==> flow/design.v <==
module ComplexALU(
    input wire [31:0] operand1,
    input wire [31:0] operand2,
    input wire [3:0] opcode,
    output reg [31:0] result
);
always @(*) begin
    case(opcode)
        4'b0000: begin 
            result[31:16] = operand1[31:16] + operand2[31:16];
            result[15:0] = operand1[15:0] + operand2[15:0];
        end
        4'b0001: begin 
            result[31:16] = operand1[31:16] - operand2[31:16];
            result[15:0] = operand1[15:0] - operand2[15:0];
        end
        4'b0010: begin  
            result[31:16] = (operand1[31:16] * operand2[31:16]) - (operand1[15:0] * operand2[15:0]);
            result[15:0] = (operand1[31:16] * operand2[15:0]) + (operand1[15:0] *operand2[31:16]);
        end
        default:  
            result = 32'h0;
    endcase
end
endmodule
module RegisterFile(
    input wire clk,
    input wire rst,
    input wire [4:0] read_addr1,
    input wire [4:0] read_addr2,
    input wire [4:0] write_addr,
    input wire write_enable,
    input wire [31:0] write_data,
    output reg [31:0] read_data1,
    output reg [31:0] read_data2
);
reg [31:0] registers [15:0];
integer i;
always @(*) begin
	read_data1 = registers[read_addr1[3:0]];
    read_data2 = registers[read_addr2[3:0]];
end
always @(posedge clk) begin
    if (rst) begin
        for (i = 0; i < 16; i = i + 1)
            registers[i] <= 32'h0;
        registers[0] <= 32'h00010002;  
        registers[1] <= 32'h00030004;  
    end
	else if (write_enable) begin
        registers[write_addr[3:0]] <= write_data;
    end
end
endmodule
module Processor(
    input wire clk,
    input wire rst,
    input wire [15:0] instruction,
    output reg [4:0] pc,
    output wire [31:0] result,
    output wire [31:0] data_1,
    output wire [31:0] data_2
);
RegisterFile reg_file_inst(
    .clk(clk),
    .rst(rst),
    .read_addr1({1'b0, instruction[11:8]}),
    .read_addr2({1'b0, instruction[7:4]}),
    .write_addr({1'b0, instruction[3:0]}),
    .write_enable(1'b1),
    .write_data(result),
    .read_data1(data_1),
    .read_data2(data_2)
);
ComplexALU alu(
    .operand1(data_1),
    .operand2(data_2),
    .opcode(instruction[15:12]),
    .result(result)
);
always @(posedge clk) begin
    if (rst)
        pc <= 5'd0;
    else
        pc <= pc + 1;
end
endmodule
Memo
Re: synthesis data of Processor

Reports on Processor
Module Processor before and after one edit of its RTL, step after step.
"orig" refers to lines of the RTL above, "edited" to lines of the edited file.
"delta" is "edited" less "orig", of the values as shown; "change_rel_pct" is that difference over "orig", in percent.
Cell names lack the library's common part.
{"block": "design", "top": "Processor", "clk_port": "clk", "cell_library": "sky130hd", "corner": "tt_025C_1v80"}

Edit of the RTL
Unified diff, file above to edited file.
This change comes from a script, not from a designer. The edited design behaves differently; no optimisation was intended.
begin of diff
@@ -60,6 +60,10 @@
     output wire [31:0] result,
     output wire [31:0] data_1,
-    output wire [31:0] data_2
+    output wire [31:0] data_2_pin
 );
+wire [31:0] data_2;
+reg [31:0] data_2_s1;
+always @(posedge clk) data_2_s1 <= data_2;
+assign data_2_pin = data_2_s1;
 RegisterFile reg_file_inst(
     .clk(clk),
end of diff

Elaborated design
Source: Yosys, flattened and elaborated, memories not mapped. Widths are those after wreduce; folded enables and synchronous resets count as part of the registers. Registers that Yosys merges into a memory's read port (data or address) are not register bits. Print and check cells do not count. Equal cells are merged and count once.
Memory sizes are those after Yosys's memory passes, which may raise the word count (mostly to a power of two), join words into wider ones and drop unused or constant bits.
{"block": "word_totals", "item": "regBits", "orig": 5, "edited": 37, "delta": 32, "change_rel_pct": 640.00}
{"block": "word_totals", "item": "elab_cells", "orig": 22, "edited": 23, "delta": 1, "change_rel_pct": 4.55}
{"block": "word_totals", "item": "out_inout_bits", "orig": 101, "edited": 101, "delta": 0, "change_rel_pct": 0.00}
{"block": "word_totals", "item": "mem_count", "orig": 1, "edited": 1, "delta": 0, "change_rel_pct": 0.00}
{"block": "word_totals", "item": "mem_bits_rw", "orig": 512, "edited": 512, "delta": 0, "change_rel_pct": 0.00}
{"block": "op_classes", "item": "n_mul", "orig": 4, "edited": 4, "delta": 0, "change_rel_pct": 0.00}
{"block": "op_classes", "item": "n_addsub", "orig": 7, "edited": 7, "delta": 0, "change_rel_pct": 0.00}
{"block": "op_classes", "item": "muxes", "orig": 6, "edited": 6, "delta": 0, "change_rel_pct": 0.00}
{"block": "op_classes", "item": "reduce_and_logical", "orig": 1, "edited": 1, "delta": 0, "change_rel_pct": 0.00}
{"block": "op_classes", "item": "eq_ne", "orig": 2, "edited": 2, "delta": 0, "change_rel_pct": 0.00}
{"block": "ops", "operator": "16-bit by 16-bit multiplier with 16-bit output", "orig": 4, "edited": 4, "delta": 0, "change_rel_pct": 0.00}
{"block": "ops", "operator": "16-bit adder", "orig": 3, "edited": 3, "delta": 0, "change_rel_pct": 0.00}
{"block": "ops", "operator": "16-bit subtractor", "orig": 3, "edited": 3, "delta": 0, "change_rel_pct": 0.00}
{"block": "ops", "operator": "1-bit two-way mux", "orig": 2, "edited": 2, "delta": 0, "change_rel_pct": 0.00}
{"block": "ops", "operator": "16-bit case mux with 3-bit select", "orig": 2, "edited": 2, "delta": 0, "change_rel_pct": 0.00}
{"block": "ops", "operator": "5-bit by 1-bit adder with 5-bit output with constant B", "orig": 1, "edited": 1, "delta": 0, "change_rel_pct": 0.00}
{"block": "ops", "operator": "4-bit by 1-bit == test with 1-bit output with constant B", "orig": 1, "edited": 1, "delta": 0, "change_rel_pct": 0.00}
{"block": "ops", "operator": "4-bit by 2-bit == test with 1-bit output with constant B", "orig": 1, "edited": 1, "delta": 0, "change_rel_pct": 0.00}
{"block": "ops", "operator": "4-bit logical NOT", "orig": 1, "edited": 1, "delta": 0, "change_rel_pct": 0.00}
{"block": "ops", "operator": "32-bit two-way mux", "orig": 1, "edited": 1, "delta": 0, "change_rel_pct": 0.00}
{"block": "ops", "operator": "4-bit two-way mux", "orig": 1, "edited": 1, "delta": 0, "change_rel_pct": 0.00}

Logic depth
Longest topological path by Yosys (ltp), each cell counted once; first at word level (registers and memories cut), then after technology mapping (sequential cells cut; the memories' decode and read muxes count).
{"block": "logic_depth", "item": "ltp_word", "orig": 4, "edited": 4, "delta": 0, "change_rel_pct": 0.00}
{"block": "logic_depth", "item": "abc_area", "orig": "0", "edited": "0"}
{"block": "logic_depth", "item": "mapped_depth", "orig": 37, "edited": 37, "delta": 0, "change_rel_pct": 0.00}

Netlist
The flow's flattened synthesis, as Yosys stat reports it; memories are mapped. The netlist is that of the ABC_AREA named above (0 if unset); the other value can give another one.
{"block": "types", "type": "dfxtp_1", "orig": 5, "edited": 37, "delta": 32, "change_rel_pct": 640.00}
{"block": "types", "type": "nor2_1", "orig": 915, "edited": 903, "delta": -12, "change_rel_pct": -1.31}
{"block": "types", "type": "clkbuf_1", "orig": 163, "edited": 174, "delta": 11, "change_rel_pct": 6.75}
{"block": "types", "type": "nor2_2", "orig": 3, "edited": 13, "delta": 10, "change_rel_pct": 333.33}
{"block": "types", "type": "nand2_1", "orig": 233, "edited": 224, "delta": -9, "change_rel_pct": -3.86}
{"block": "types", "type": "inv_1", "orig": 548, "edited": 540, "delta": -8, "change_rel_pct": -1.46}
{"block": "types", "type": "buf_2", "orig": 36, "edited": 28, "delta": -8, "change_rel_pct": -22.22}
{"block": "types", "type": "xor2_1", "orig": 34, "edited": 26, "delta": -8, "change_rel_pct": -23.53}
{"block": "types", "type": "xnor2_1", "orig": 151, "edited": 157, "delta": 6, "change_rel_pct": 3.97}
{"block": "types", "type": "a31oi_1", "orig": 11, "edited": 5, "delta": -6, "change_rel_pct": -54.55}
{"block": "types", "type": "nand2b_1", "orig": 4, "edited": 10, "delta": 6, "change_rel_pct": 150.00}
{"block": "types", "type": "a21oi_1", "orig": 62, "edited": 67, "delta": 5, "change_rel_pct": 8.06}
{"block": "types", "type": "a22oi_1", "orig": 34, "edited": 29, "delta": -5, "change_rel_pct": -14.71}
{"block": "types", "type": "buf_4", "orig": 16, "edited": 11, "delta": -5, "change_rel_pct": -31.25}
{"block": "types", "type": "mux4_2", "orig": 254, "edited": 258, "delta": 4, "change_rel_pct": 1.57}
{"block": "types", "type": "mux2_2", "orig": 18, "edited": 14, "delta": -4, "change_rel_pct": -22.22}
{"block": "types", "type": "a221oi_4", "orig": 9, "edited": 13, "delta": 4, "change_rel_pct": 44.44}
{"block": "types", "type": "or3_1", "orig": 4, "edited": 8, "delta": 4, "change_rel_pct": 100.00}
The list need not be complete.
{"block": "synth_totals", "item": "ff_cells", "orig": 517, "edited": 549, "delta": 32, "change_rel_pct": 6.19}
{"block": "synth_totals", "item": "sequential_area_um2", "orig": 15474.8, "edited": 16115.5, "delta": 640.7, "change_rel_pct": 4.14}
{"block": "synth_totals", "item": "mapped_area_um2", "orig": 44209.9, "edited": 44754.2, "delta": 544.3, "change_rel_pct": 1.23}
{"block": "synth_totals", "item": "mapped_cells", "orig": 3930, "edited": 3951, "delta": 21, "change_rel_pct": 0.53}
By module: a second synthesis without flattening, with its own total; a netlist apart from the flattened one above.
{"block": "hier_totals", "item": "cells_unflattened", "orig": 3856, "edited": 3896, "delta": 40, "change_rel_pct": 1.04}
{"block": "hier_totals", "item": "hier_area_um2", "orig": 45287.2, "edited": 45929.0, "delta": 641.8, "change_rel_pct": 1.42}
Each row is one instance without its submodules.
{"block": "modules_orig", "module": "RegisterFile", "seq_area_um2": 15374.7, "mod_area_um2": 26564.2, "n_inst": 1, "cells": 1688}
{"block": "modules_orig", "module": "ComplexALU", "seq_area_um2": 0.0, "mod_area_um2": 18520.3, "n_inst": 1, "cells": 2148}
{"block": "modules_orig", "module": "Processor", "seq_area_um2": 100.1, "mod_area_um2": 202.7, "n_inst": 1, "cells": 20}
{"block": "modules_edited", "module": "RegisterFile", "seq_area_um2": 15374.7, "mod_area_um2": 26564.2, "n_inst": 1, "cells": 1688}
{"block": "modules_edited", "module": "ComplexALU", "seq_area_um2": 0.0, "mod_area_um2": 18521.5, "n_inst": 1, "cells": 2156}
{"block": "modules_edited", "module": "Processor", "seq_area_um2": 740.7, "mod_area_um2": 843.3, "n_inst": 1, "cells": 52}

Path before layout
Path of least setup slack by OpenSTA after synthesis, without wires, with an ideal clock, recovery checks aside; 20% of the period is set as input and as output delay. Where synthesis merged equal registers, the netlist keeps one of their names.
{"block": "synth_path", "item": "kind", "orig": "input-to-output", "edited": "input-to-output"}
{"block": "synth_path", "item": "startpoint", "orig": "in instruction[4]", "edited": "in instruction[4]"}
{"block": "synth_path", "item": "endpoint", "orig": "out result[14]", "edited": "out result[14]"}
{"block": "synth_path", "item": "t_required_ns", "orig": 20.000, "edited": 20.000, "delta": 0.000, "change_rel_pct": 0.00}
{"block": "synth_path", "item": "stages", "orig": 35, "edited": 33, "delta": -2, "change_rel_pct": -5.71}
{"block": "synth_path", "item": "arrival_time_ns", "orig": 13.294, "edited": 13.290, "delta": -0.004, "change_rel_pct": -0.03}
{"block": "synth_path", "item": "input_delay_ns", "orig": 5.000, "edited": 5.000, "delta": 0.000, "change_rel_pct": 0.00}
{"block": "synth_path", "item": "delay_ns", "orig": 8.294, "edited": 8.290, "delta": -0.004, "change_rel_pct": -0.05}
{"block": "synth_path", "item": "clock_period_ns", "orig": 25.0, "edited": 25.0, "delta": 0.0, "change_rel_pct": 0.00}
{"block": "synth_path", "item": "path_buffers", "orig": 7, "edited": 6, "delta": -1, "change_rel_pct": -14.29}
{"block": "synth_path", "item": "path_slack_ns", "orig": 6.706, "edited": 6.710, "delta": 0.004}
{"block": "synth_path", "item": "period_less_setup_slack_ns", "orig": 18.294, "edited": 18.29, "delta": -0.004, "change_rel_pct": -0.02}
"delay_ns" is the arrival time less input delay plus setup time.
At an output port there is no setup time.
"stages": output pins that drive a net of the path, with the launching flip-flop's if there is one; two outputs of one cell count as two.
"period_less_setup_slack_ns" is the clock period less the worst setup slack; recovery checks do not enter. This is arithmetic on one report: input and output delays are still those of the set period (20% each).
The rows between start and end are the longest chain of elaborated cells between them; the timing report does not say that the signal goes this way. Where chains are equally long, one stands for them.
A line is the first line of the expression or statement that the cell stems from. Yosys adds cells for indexed reads and writes and turns some case tables into memories.
A memory read counts as a cell of the chain, while the word-level depth stops at memories.
{"block": "synth_via_orig", "cell_sequence": "buf_6 -> buf_8 -> buf_8 -> buf_6 -> mux4_2 -> mux2i_1 -> mux2_2 -> clkbuf_1 -> clkbuf_1 -> nor2_1 -> fa_1 -> inv_1 -> fa_1 -> inv_1 -> fa_1 -> ha_1 -> inv_1 -> fa_1 -> inv_1 -> fa_1 -> inv_1 -> fa_1 -> fa_1 -> inv_1 -> ha_1 -> a21oi_1 -> o21bai_1 -> a21oi_1 -> o21bai_1 -> a21oi_1 -> o21ai_0 -> xor2_1 -> a221oi_1 -> clkbuf_1 -> inv_1", "elab_chain_cells": 4, "cone_cells": 7, "cone_lines": 5}
{"block": "synth_rtl_orig", "item": "start, declared", "line_no": 58, "rtl": "input wire [15:0] instruction,"}
{"block": "synth_rtl_orig", "item": "memory read 16 x 32 bit", "line_no": 37, "rtl": "reg [31:0] registers [15:0];"}
{"block": "synth_rtl_orig", "item": "16-bit by 16-bit multiplier with 16-bit output", "line_no": 19, "rtl": "result[15:0] = (operand1[31:16] * operand2[15:0]) + (operand1[15:0] *operand2[31:16]);"}
{"block": "synth_rtl_orig", "item": "16-bit adder", "line_no": 19}
{"block": "synth_rtl_orig", "item": "16-bit case mux with 3-bit select", "line_no": 8, "rtl": "case(opcode)"}
{"block": "synth_rtl_orig", "item": "end, declared", "line_no": 60, "rtl": "output wire [31:0] result,"}
{"block": "synth_via_edited", "cell_sequence": "buf_6 -> buf_6 -> buf_6 -> mux4_2 -> a221oi_2 -> clkbuf_1 -> buf_1 -> nor2_1 -> fa_1 -> inv_1 -> fa_1 -> inv_1 -> fa_1 -> ha_1 -> inv_1 -> fa_1 -> inv_1 -> fa_1 -> inv_1 -> fa_1 -> fa_1 -> inv_1 -> ha_1 -> a21oi_1 -> o21bai_1 -> a21oi_1 -> o21bai_1 -> a21oi_1 -> o21ai_0 -> xor2_1 -> a211oi_1 -> clkbuf_1 -> inv_1", "elab_chain_cells": 4, "cone_cells": 7, "cone_lines": 5}
{"block": "synth_rtl_edited", "item": "start, declared", "line_no": 58, "rtl": "input wire [15:0] instruction,"}
{"block": "synth_rtl_edited", "item": "memory read 16 x 32 bit", "line_no": 37, "rtl": "reg [31:0] registers [15:0];"}
{"block": "synth_rtl_edited", "item": "16-bit by 16-bit multiplier with 16-bit output", "line_no": 19, "rtl": "result[15:0] = (operand1[31:16] * operand2[15:0]) + (operand1[15:0] *operand2[31:16]);"}
{"block": "synth_rtl_edited", "item": "16-bit adder", "line_no": 19}
{"block": "synth_rtl_edited", "item": "16-bit case mux with 3-bit select", "line_no": 8, "rtl": "case(opcode)"}
{"block": "synth_rtl_edited", "item": "end, declared", "line_no": 60, "rtl": "output wire [31:0] result,"}

Worst path after layout
From the final timing report of the runs of pair 1: the path of least setup slack in the routed layout; clock arrival at registers is part of the times.
{"block": "layout_path", "item": "kind", "orig": "input-to-output", "edited": "input-to-output"}
{"block": "layout_path", "item": "startpoint", "orig": "in instruction[10]", "edited": "in instruction[10]"}
{"block": "layout_path", "item": "endpoint", "orig": "out result[31]", "edited": "out result[15]"}
{"block": "layout_path", "item": "t_required_ns", "orig": 16.56, "edited": 16.56, "delta": 0.00, "change_rel_pct": 0.00}
{"block": "layout_path", "item": "arrival_time_ns", "orig": 14.87, "edited": 14.45, "delta": -0.42, "change_rel_pct": -2.82}
{"block": "layout_path", "item": "stages", "orig": 33, "edited": 29, "delta": -4, "change_rel_pct": -12.12}
{"block": "layout_path", "item": "input_delay_ns", "orig": 4.14, "edited": 4.14, "delta": 0.00, "change_rel_pct": 0.00}
{"block": "layout_path", "item": "path_buffers", "orig": 4, "edited": 4, "delta": 0, "change_rel_pct": 0.00}
{"block": "layout_path", "item": "clock_period_ns", "orig": 20.7, "edited": 20.7, "delta": 0.0, "change_rel_pct": 0.00}
{"block": "layout_path", "item": "path_slack_ns", "orig": 1.69, "edited": 2.11, "delta": 0.42}
The rows between start and end are the longest chain of elaborated cells between them; the timing report does not say that the signal goes this way. Where chains are equally long, one stands for them.
A memory read counts as a cell of the chain, while the word-level depth stops at memories.
{"block": "layout_via_orig", "cell_sequence": "clkdlybuf4s50_1 -> nor2b_2 -> buf_4 -> a22o_1 -> a221oi_4 -> buf_4 -> inv_1 -> nand2_1 -> fa_1 -> fa_1 -> inv_1 -> fa_1 -> ha_1 -> inv_1 -> fa_1 -> inv_1 -> fa_1 -> fa_1 -> fa_1 -> ha_1 -> inv_1 -> nor2_1 -> nor2_1 -> o21bai_1 -> a21oi_1 -> o21bai_1 -> a21oi_1 -> o21ai_0 -> o41ai_1 -> xor2_1 -> a22oi_4 -> inv_1 -> clkdlybuf4s50_1", "elab_chain_cells": 4, "cone_cells": 7, "cone_lines": 5}
{"block": "layout_rtl_orig", "item": "start, declared", "line_no": 58, "rtl": "input wire [15:0] instruction,"}
{"block": "layout_rtl_orig", "item": "memory read 16 x 32 bit", "line_no": 37, "rtl": "reg [31:0] registers [15:0];"}
{"block": "layout_rtl_orig", "item": "16-bit by 16-bit multiplier with 16-bit output", "line_no": 18, "rtl": "result[31:16] = (operand1[31:16] * operand2[31:16]) - (operand1[15:0] * operand2[15:0]);"}
{"block": "layout_rtl_orig", "item": "16-bit subtractor", "line_no": 18}
{"block": "layout_rtl_orig", "item": "16-bit case mux with 3-bit select", "line_no": 8, "rtl": "case(opcode)"}
{"block": "layout_rtl_orig", "item": "end, declared", "line_no": 60, "rtl": "output wire [31:0] result,"}
{"block": "layout_via_edited", "cell_sequence": "clkdlybuf4s50_1 -> buf_4 -> nor2b_4 -> a22oi_1 -> nand2_1 -> inv_1 -> nor2_1 -> fa_1 -> fa_1 -> fa_1 -> inv_1 -> fa_1 -> fa_1 -> fa_1 -> fa_1 -> fa_1 -> xnor2_1 -> xnor2_1 -> xnor2_1 -> xnor2_1 -> xnor2_1 -> xnor2_1 -> xnor2_1 -> xnor2_1 -> xnor2_1 -> a22oi_4 -> buf_4 -> inv_2 -> clkdlybuf4s50_1", "elab_chain_cells": 4, "cone_cells": 7, "cone_lines": 5}
{"block": "layout_rtl_edited", "item": "start, declared", "line_no": 58, "rtl": "input wire [15:0] instruction,"}
{"block": "layout_rtl_edited", "item": "memory read 16 x 32 bit", "line_no": 37, "rtl": "reg [31:0] registers [15:0];"}
{"block": "layout_rtl_edited", "item": "16-bit by 16-bit multiplier with 16-bit output", "line_no": 19, "rtl": "result[15:0] = (operand1[31:16] * operand2[15:0]) + (operand1[15:0] *operand2[31:16]);"}
{"block": "layout_rtl_edited", "item": "16-bit adder", "line_no": 19}
{"block": "layout_rtl_edited", "item": "16-bit case mux with 3-bit select", "line_no": 8, "rtl": "case(opcode)"}
{"block": "layout_rtl_edited", "item": "end, declared", "line_no": 60, "rtl": "output wire [31:0] result,"}

Layout results
Both versions went through the flow (Yosys, OpenROAD) with the same settings in each pair. Constraints: input delay and output delay 20% of the set period each, output load 0.01 pF.
{"block": "flow_settings_pair_1", "period_ns": 20.7, "CAP_MARGIN": 20, "CORE_MARGIN": 2, "CORE_UTILIZATION": 40, "SLEW_MARGIN": 20}
{"block": "results_pair_1", "item": "final_setup_ws_ns", "orig": 1.695, "edited": 2.109, "delta": 0.414}
{"block": "results_pair_1", "item": "total_power_mw", "orig": 8.882, "edited": 8.895, "delta": 0.013, "change_rel_pct": 0.15}
{"block": "results_pair_1", "item": "achieved_clock_period_ns", "orig": 19.005, "edited": 18.591, "delta": -0.414, "change_rel_pct": -2.18}
{"block": "results_pair_1", "item": "die_footprint_um2", "orig": 113199.0, "edited": 114575.0, "delta": 1376.0, "change_rel_pct": 1.22}
{"block": "results_pair_1", "item": "cell_area_final_um2", "orig": 48879.4, "edited": 49701.4, "delta": 822.0, "change_rel_pct": 1.68}
{"block": "results_pair_1", "item": "final_util_pct", "orig": 44.7, "edited": 44.8, "delta": 0.1}
{"block": "results_pair_1", "item": "yosys_chip_area_um2", "orig": 44209.9, "edited": 44754.2, "delta": 544.3, "change_rel_pct": 1.23}
{"block": "results_pair_1", "item": "hold_ws_ns", "orig": 0.472, "edited": 0.466, "delta": -0.006}
{"block": "results_pair_1", "item": "final_setup_tns_ns", "orig": 0.000, "edited": 0.000, "delta": 0.000}
{"block": "flow_settings_pair_2", "CORE_ASPECT_RATIO": 0.6, "CORE_UTILIZATION": 32, "CTS_CLUSTER_DIAMETER": 50, "PLACE_DENSITY": 0.8, "SETUP_SLACK_MARGIN": 4.12, "TNS_END_PERCENT": 85, "period_ns": 19.3, "CAP_MARGIN": 20, "CORE_MARGIN": 2, "SLEW_MARGIN": 20}
{"block": "results_pair_2", "item": "final_setup_ws_ns", "orig": 3.357, "edited": 3.485, "delta": 0.128}
{"block": "results_pair_2", "item": "achieved_clock_period_ns", "orig": 15.943, "edited": 15.815, "delta": -0.128, "change_rel_pct": -0.80}
{"block": "results_pair_2", "item": "die_footprint_um2", "orig": 141242.0, "edited": 142963.0, "delta": 1721.0, "change_rel_pct": 1.22}
{"block": "results_pair_2", "item": "cell_area_final_um2", "orig": 54309.6, "edited": 55353.1, "delta": 1043.5, "change_rel_pct": 1.92}
{"block": "results_pair_2", "item": "final_util_pct", "orig": 39.7, "edited": 39.8, "delta": 0.1}
{"block": "results_pair_2", "item": "yosys_chip_area_um2", "orig": 44209.9, "edited": 44754.2, "delta": 544.3, "change_rel_pct": 1.23}
{"block": "results_pair_2", "item": "hold_ws_ns", "orig": 0.466, "edited": 0.475, "delta": 0.009}
{"block": "results_pair_2", "item": "final_setup_tns_ns", "orig": 0.000, "edited": 0.000, "delta": 0.000}
"achieved_clock_period_ns" means the clock period less the worst setup slack. The figure is calculated, with input and output delays left at 20% of the set period.
"total_power_mw" rests on the timing tool's default activity at the inputs, not on a simulated workload.
